==> flow/design.v <==
module gainBal (
    input  wire             clk,
    input  wire             rstn,
    input  wire             din_val,
    input  wire [255:0]     din,
    input  wire [63:0]      gain,
    input  wire [31:0]      bal,
    output reg              dout_val,
    output reg  [255:0]     dout
);
reg [7:0]  gain_mem[7:0];
reg [7:0]  bal_mem[3:0];
reg [15:0] mult[0:7];
reg [47:0] quot[0:7];
integer i, j, k, l;
always @* begin
    for (l=0; l<8; l=l+1) begin
        gain_mem[l]     = gain[8*l +: 8];
        if (l < 4)
            bal_mem[l]  = bal[8*l +: 8];
    end
end
always @(posedge clk or negedge rstn) begin
    if (!rstn) begin
        for (i=0; i<8; i=i+1) begin
            mult[i] <= 16'd0;
        end
    end
    else begin
        for (i=0; i<4; i=i+1) begin
            mult[2*i  ] <= {{8{gain_mem[2*i  ][7]}}, gain_mem[2*i  ]} * {{8{~bal_mem[i][7]}}, ~bal_mem[i]};
            mult[2*i+1] <= {{8{gain_mem[2*i+1][7]}}, gain_mem[2*i+1]} * {{8{ bal_mem[i][7]}},  bal_mem[i]};
        end
    end
end
always @(posedge clk or negedge rstn) begin
    if (!rstn) begin
        dout_val    <= 1'b0;
        for (j=0; j<8; j=j+1) begin
            quot[j] <= 48'd0;
        end
    end
    else begin
        dout_val    <= din_val;
        for (j=0; j<8; j=j+1) begin
            quot[j] <= {16'd0, din[32*j +:32]} * {{32{mult[j][15]}}, mult[j]};
        end
    end
end
always @* begin
    for (k=0; k<8; k=k+1) begin
        dout[32*k +:32] = quot[k][47:16];
    end
end
endmodule
--- tool output ---
=== Tool chain data of gainBal ===
Each step is given for the RTL above and for the edited RTL.
"before" refers to lines of the RTL above, "after" to lines of the edited file.
"difference": "after" minus "before" as printed here.
Library cell names are shortened.
The mark - stands for no value.

* Top module: gainBal
* Clock: clk
* Standard-cell library: sky130hd
* Corner: tt_025C_1v80

=== Edit of the RTL ===
The edit as a unified diff against the file above.
A script made this edit. It changes what the design does and was not meant as an optimisation.

<pre>
@@ -29,5 +29,5 @@
     else begin
         for (i=0; i<4; i=i+1) begin
-            mult[2*i  ] <= {{8{gain_mem[2*i  ][7]}}, gain_mem[2*i  ]} * {{8{~bal_mem[i][7]}}, ~bal_mem[i]};
+            mult[2*i  ] <= {{8{gain_mem[2*i  ][7]}}, gain_mem[2*i  ]} ^ {{8{~bal_mem[i][7]}}, ~bal_mem[i]};
             mult[2*i+1] <= {{8{gain_mem[2*i+1][7]}}, gain_mem[2*i+1]} * {{8{ bal_mem[i][7]}},  bal_mem[i]};
         end
</pre>

=== Word-level counts ===
Counts by Yosys on the flattened word-level netlist (proc, flatten, opt, wreduce). Print and check cells are left out. Cells with the same type and inputs are merged into one.

{| class="wikitable"
|+ Operators by class
! what !! before !! after !! difference
|-
| multiply operators || 16 || 12 || -4
|-
| bitwise operators || 8 || 12 || +4
|}

{| class="wikitable"
|+ Operators with widths
! operator !! before !! after !! difference
|-
| multiplier 8 x 9 -> 16 bit || 4 || 0 || -4
|-
| XOR 16 bit || 0 || 4 || +4
|}

Unchanged operator kinds not shown: 4.

{| class="wikitable"
|+ Bit counts
! what !! before !! after !! difference
|-
| register bits || 513 || 513 || 0
|-
| output and inout port bits || 257 || 257 || 0
|}

=== Longest topological paths ===
Depth = most cells in a row (Yosys ltp): at word level without a register or memory, in the mapped netlist without a sequential cell, where the memories' decode and read muxes count.

{| class="wikitable"
|+ Logic depth
! what !! before !! after !! difference
|-
| word-level depth || 2 || 2 || 0
|-
| ABC_AREA || 0 || 0 || -
|-
| depth in mapped cells || 25 || 28 || +3
|-
| gate-level depth less buffers || 24 || 25 || +1
|}

=== Netlist ===
Source: synth_stat.txt of the flow (Yosys; design flattened, memories mapped). It holds for the ABC_AREA given above (unset counts as 0); a run with the other value may have another netlist.

{| class="wikitable"
|+ Synthesis totals
! what !! before !! after !! difference
|-
| cells in the netlist || 17230 || 15325 || -1905
|-
| cell area after synthesis (um^2) || 156790.4 || 140214.5 || -16575.9
|-
| sequential part of the area (um^2) || 9634.2 || 8833.5 || -800.7
|-
| mapped flip-flops || 385 || 353 || -32
|-
| buffer cells || 684 || 593 || -91
|}

{| class="wikitable"
|+ Cells by type
! cell type !! before !! after !! difference
|-
| nand2_1 || 2373 || 1760 || -613
|-
| fa_1 || 3776 || 3341 || -435
|-
| inv_1 || 4625 || 4354 || -271
|-
| and2_1 || 1854 || 1612 || -242
|-
| nor2b_1 || 195 || 47 || -148
|-
| clkbuf_1 || 671 || 565 || -106
|-
| ha_1 || 1400 || 1324 || -76
|-
| nand2b_1 || 188 || 113 || -75
|-
| a21o_1 || 141 || 196 || +55
|-
| xnor2_1 || 283 || 328 || +45
|-
| dfrtp_1 || 385 || 353 || -32
|-
| o21ai_0 || 136 || 159 || +23
|-
| a21boi_0 || 24 || 5 || -19
|-
| nand4_1 || 35 || 53 || +18
|-
| xor2_1 || 100 || 117 || +17
|-
| o21bai_1 || 42 || 29 || -13
|-
| nand3_1 || 38 || 49 || +11
|-
| clkbuf_2 || 0 || 11 || +11
|}

Unchanged cell types not shown: 7.
The list need not be complete.

=== Path before layout ===
OpenSTA on the mapped netlist: ideal clock, no wires. The path of least setup slack (recovery checks aside). Input and output delay are each 20% of the period. Register names are those of the netlist, which keeps one name where synthesis merged equal registers.

{| class="wikitable"
|+ Timing post-synthesis
! what !! before !! after !! difference
|-
| kind || input to register || input to register || -
|-
| start point || input din[75] || input din[74] || -
|-
| end point || register quot[2][42] || register quot[2][46] || -
|-
| clock period (ps) || 9000 || 9000 || 0
|-
| input delay (ps) || 1800 || 1800 || 0
|-
| library setup time (ps) || 128 || 68 || -60
|-
| launch time at the first pin (ps) || 1800 || 1800 || 0
|-
| arrival time (ps) || 7689 || 8299 || +610
|-
| required time (ps) || 8872 || 8932 || +60
|-
| path slack (ps) || 1184 || 632 || -552
|-
| delay of the path (ps) || 6017 || 6567 || +550
|-
| driving pins on the path || 22 || 26 || +4
|-
| path buffers || 1 || 3 || +2
|-
| synthesis period reached (ps) || 7816 || 8368 || +552
|}

"delay of the path" = arrival - input delay + setup time.
"driving pins on the path" counts driving pins, that of a launching flip-flop among them; a cell with two outputs on the path counts twice.
"synthesis period reached" is the clock period less the worst setup slack; recovery checks do not enter. This is arithmetic on one report: input and output delays are still those of the set period (20% each).
The rows between start and end are the longest chain of elaborated cells between them; the timing report does not say that the signal goes this way. Where chains are equally long, one stands for them.
Each line given opens the expression or statement behind the cell; cells for indexed reads and writes are added by Yosys, which also makes memories of some case tables.

On the way, post-synthesis, before:
* Cells stage by stage: clkbuf_1 nand2_1 fa_1 fa_1 fa_1 inv_1 fa_1 fa_1 inv_1 fa_1 inv_1 ha_1 a21o_1 a21o_1 a211o_1 a221oi_1 a211oi_2 a21oi_1 a21boi_0 a311oi_1 o21bai_1 xor2_1
* Cells in the longest elaborated chain: 1
* Elaborated cells on any way between the ends: 1
* RTL lines with such cells: 1

{| class="wikitable"
|+ Ends and longest elaborated chain, post-synthesis, before
! what !! RTL line !! text
|-
| start: declaration || 5 || <nowiki>input  wire [255:0]     din,</nowiki>
|-
| multiplier 33 x 16 -> 48 bit || 46 || <nowiki>quot[j] <= {16'd0, din[32*j +:32]} * {{32{mult[j][15]}}, mult[j]};</nowiki>
|-
| end: assignment || 40 || <nowiki>quot[j] <= 48'd0;</nowiki>
|-
| end: assignment || 46 ||
|-
| end: declaration || 14 || <nowiki>reg [47:0] quot[0:7];</nowiki>
|}

On the way, post-synthesis, after:
* Cells stage by stage: clkbuf_1 clkbuf_1 and2_1 fa_1 inv_1 fa_1 fa_1 inv_1 fa_1 fa_1 inv_1 fa_1 inv_1 ha_1 buf_2 a21o_1 a21o_1 a221o_1 and2_1 a31o_4 a21oi_4 a41oi_2 a221o_1 a32o_1 or4_1 nand3_1
* Cells in the longest elaborated chain: 1
* Elaborated cells on any way between the ends: 1
* RTL lines with such cells: 1

{| class="wikitable"
|+ Ends and longest elaborated chain, post-synthesis, after
! what !! RTL line !! text
|-
| start: declaration || 5 || <nowiki>input  wire [255:0]     din,</nowiki>
|-
| multiplier 33 x 16 -> 48 bit || 46 || <nowiki>quot[j] <= {16'd0, din[32*j +:32]} * {{32{mult[j][15]}}, mult[j]};</nowiki>
|-
| end: assignment || 40 || <nowiki>quot[j] <= 48'd0;</nowiki>
|-
| end: assignment || 46 ||
|-
| end: declaration || 14 || <nowiki>reg [47:0] quot[0:7];</nowiki>
|}

=== Timing after layout ===
From the final timing report of the runs of pair A: the path of least setup slack in the routed layout; clock arrival at registers is part of the times.
The report prints the path's times to 10 ps; the period is as set.

{| class="wikitable"
|+ Timing after layout
! what !! before !! after !! difference
|-
| kind || input to register || input to register || -
|-
| start point || input din[72] || input din[41] || -
|-
| end point || register quot[2][47] || register quot[1][47] || -
|-
| clock period (ps) || 9000 || 9000 || 0
|-
| input delay (ps) || 1800 || 1800 || 0
|-
| library setup time (ps) || 120 || 120 || 0
|-
| launch time at the first pin (ps) || 1800 || 1800 || 0
|-
| arrival time (ps) || 9020 || 9230 || +210
|-
| required time (ps) || 9670 || 9660 || -10
|-
| path slack (ps) || 650 || 430 || -220
|-
| driving pins on the path || 24 || 27 || +3
|-
| path buffers || 3 || 4 || +1
|}

The rows between start and end are the longest chain of elaborated cells between them; the timing report does not say that the signal goes this way. Where chains are equally long, one stands for them.

On the way, after layout, before:
* Cells stage by stage: clkdlybuf4s50_1 buf_12 buf_4 nand2_1 fa_1 inv_1 fa_1 fa_1 fa_1 fa_1 inv_1 fa_1 inv_1 ha_1 o211ai_1 a211oi_1 and2_1 a221oi_1 a211oi_2 o2111ai_1 or4b_2 a21boi_0 nor2_1 xnor2_1
* Cells in the longest elaborated chain: 1
* Elaborated cells on any way between the ends: 1
* RTL lines with such cells: 1

{| class="wikitable"
|+ Ends and longest elaborated chain, after layout, before
! what !! RTL line !! text
|-
| start: declaration || 5 || <nowiki>input  wire [255:0]     din,</nowiki>
|-
| multiplier 33 x 16 -> 48 bit || 46 || <nowiki>quot[j] <= {16'd0, din[32*j +:32]} * {{32{mult[j][15]}}, mult[j]};</nowiki>
|-
| end: assignment || 40 || <nowiki>quot[j] <= 48'd0;</nowiki>
|-
| end: assignment || 46 ||
|-
| end: declaration || 14 || <nowiki>reg [47:0] quot[0:7];</nowiki>
|}

On the way, after layout, after:
* Cells stage by stage: clkdlybuf4s50_1 buf_4 and2_1 fa_1 inv_1 fa_1 fa_1 inv_1 fa_1 fa_1 inv_1 fa_1 inv_1 ha_1 a21o_1 a211o_1 a211oi_1 o211ai_1 buf_4 a311oi_2 o311ai_1 buf_4 a31oi_1 o221a_2 o21bai_2 a221oi_1 xnor2_1
* Cells in the longest elaborated chain: 1
* Elaborated cells on any way between the ends: 1
* RTL lines with such cells: 1

{| class="wikitable"
|+ Ends and longest elaborated chain, after layout, after
! what !! RTL line !! text
|-
| start: declaration || 5 || <nowiki>input  wire [255:0]     din,</nowiki>
|-
| multiplier 33 x 16 -> 48 bit || 46 || <nowiki>quot[j] <= {16'd0, din[32*j +:32]} * {{32{mult[j][15]}}, mult[j]};</nowiki>
|-
| end: assignment || 40 || <nowiki>quot[j] <= 48'd0;</nowiki>
|-
| end: assignment || 46 ||
|-
| end: declaration || 14 || <nowiki>reg [47:0] quot[0:7];</nowiki>
|}

=== Layout results ===
Runs of the flow (Yosys, OpenROAD) on both versions; the two runs of a pair have the same settings. The constraints put input and output delay at 20% of the set period each and load the outputs with 0.01 pF.

Flow settings, pair A:
* CORE_UTILIZATION: 40
* period_ns: 9.0
* CAP_MARGIN: 20
* CORE_MARGIN: 2
* SLEW_MARGIN: 20

{| class="wikitable"
|+ Final reports, pair A
! what !! before !! after !! difference
|-
| chip area after synthesis (Yosys) (um^2) || 156790.4 || 140214.5 || -16575.9
|-
| full die area (um^2) || 397001.0 || 355288.0 || -41713.0
|-
| utilization in the final report (%) || 44.7 || 45.1 || +0.4
|-
| smallest setup slack (ps) || 653 || 430 || -223
|-
| summed negative setup slack (ps) || 0 || 0 || 0
|-
| final worst hold slack (ps) || 969 || 951 || -18
|-
| clock period achieved (ps) || 8347 || 8570 || +223
|}

Flow settings, pair B:
* ABC_AREA: 0
* CAP_MARGIN: 25
* CELL_PAD_IN_SITES_DETAIL_PLACEMENT: 0
* CELL_PAD_IN_SITES_GLOBAL_PLACEMENT: 0
* CORE_ASPECT_RATIO: 0.86
* CORE_MARGIN: 7
* CORE_UTILIZATION: 68
* CTS_CLUSTER_DIAMETER: 339
* CTS_CLUSTER_SIZE: 37
* GPL_ROUTABILITY_DRIVEN: 1
* GPL_TIMING_DRIVEN: 0
* SETUP_SLACK_MARGIN: 1.78
* SLEW_MARGIN: 15
* period_ns: 6.71

{| class="wikitable"
|+ Final reports, pair B
! what !! before !! after !! difference
|-
| chip area after synthesis (Yosys) (um^2) || 156790.4 || 140214.5 || -16575.9
|-
| full die area (um^2) || 244251.0 || 219143.0 || -25108.0
|-
| utilization in the final report (%) || 77.8 || 78.9 || +1.1
|-
| smallest setup slack (ps) || -463 || -814 || -351
|-
| summed negative setup slack (ps) || -7442 || -29778 || -22336
|-
| clock period achieved (ps) || 7173 || 7524 || +351
|}

"clock period achieved" means the clock period less the worst setup slack. The figure is calculated, with input and output delays left at 20% of the set period.
--- end ---
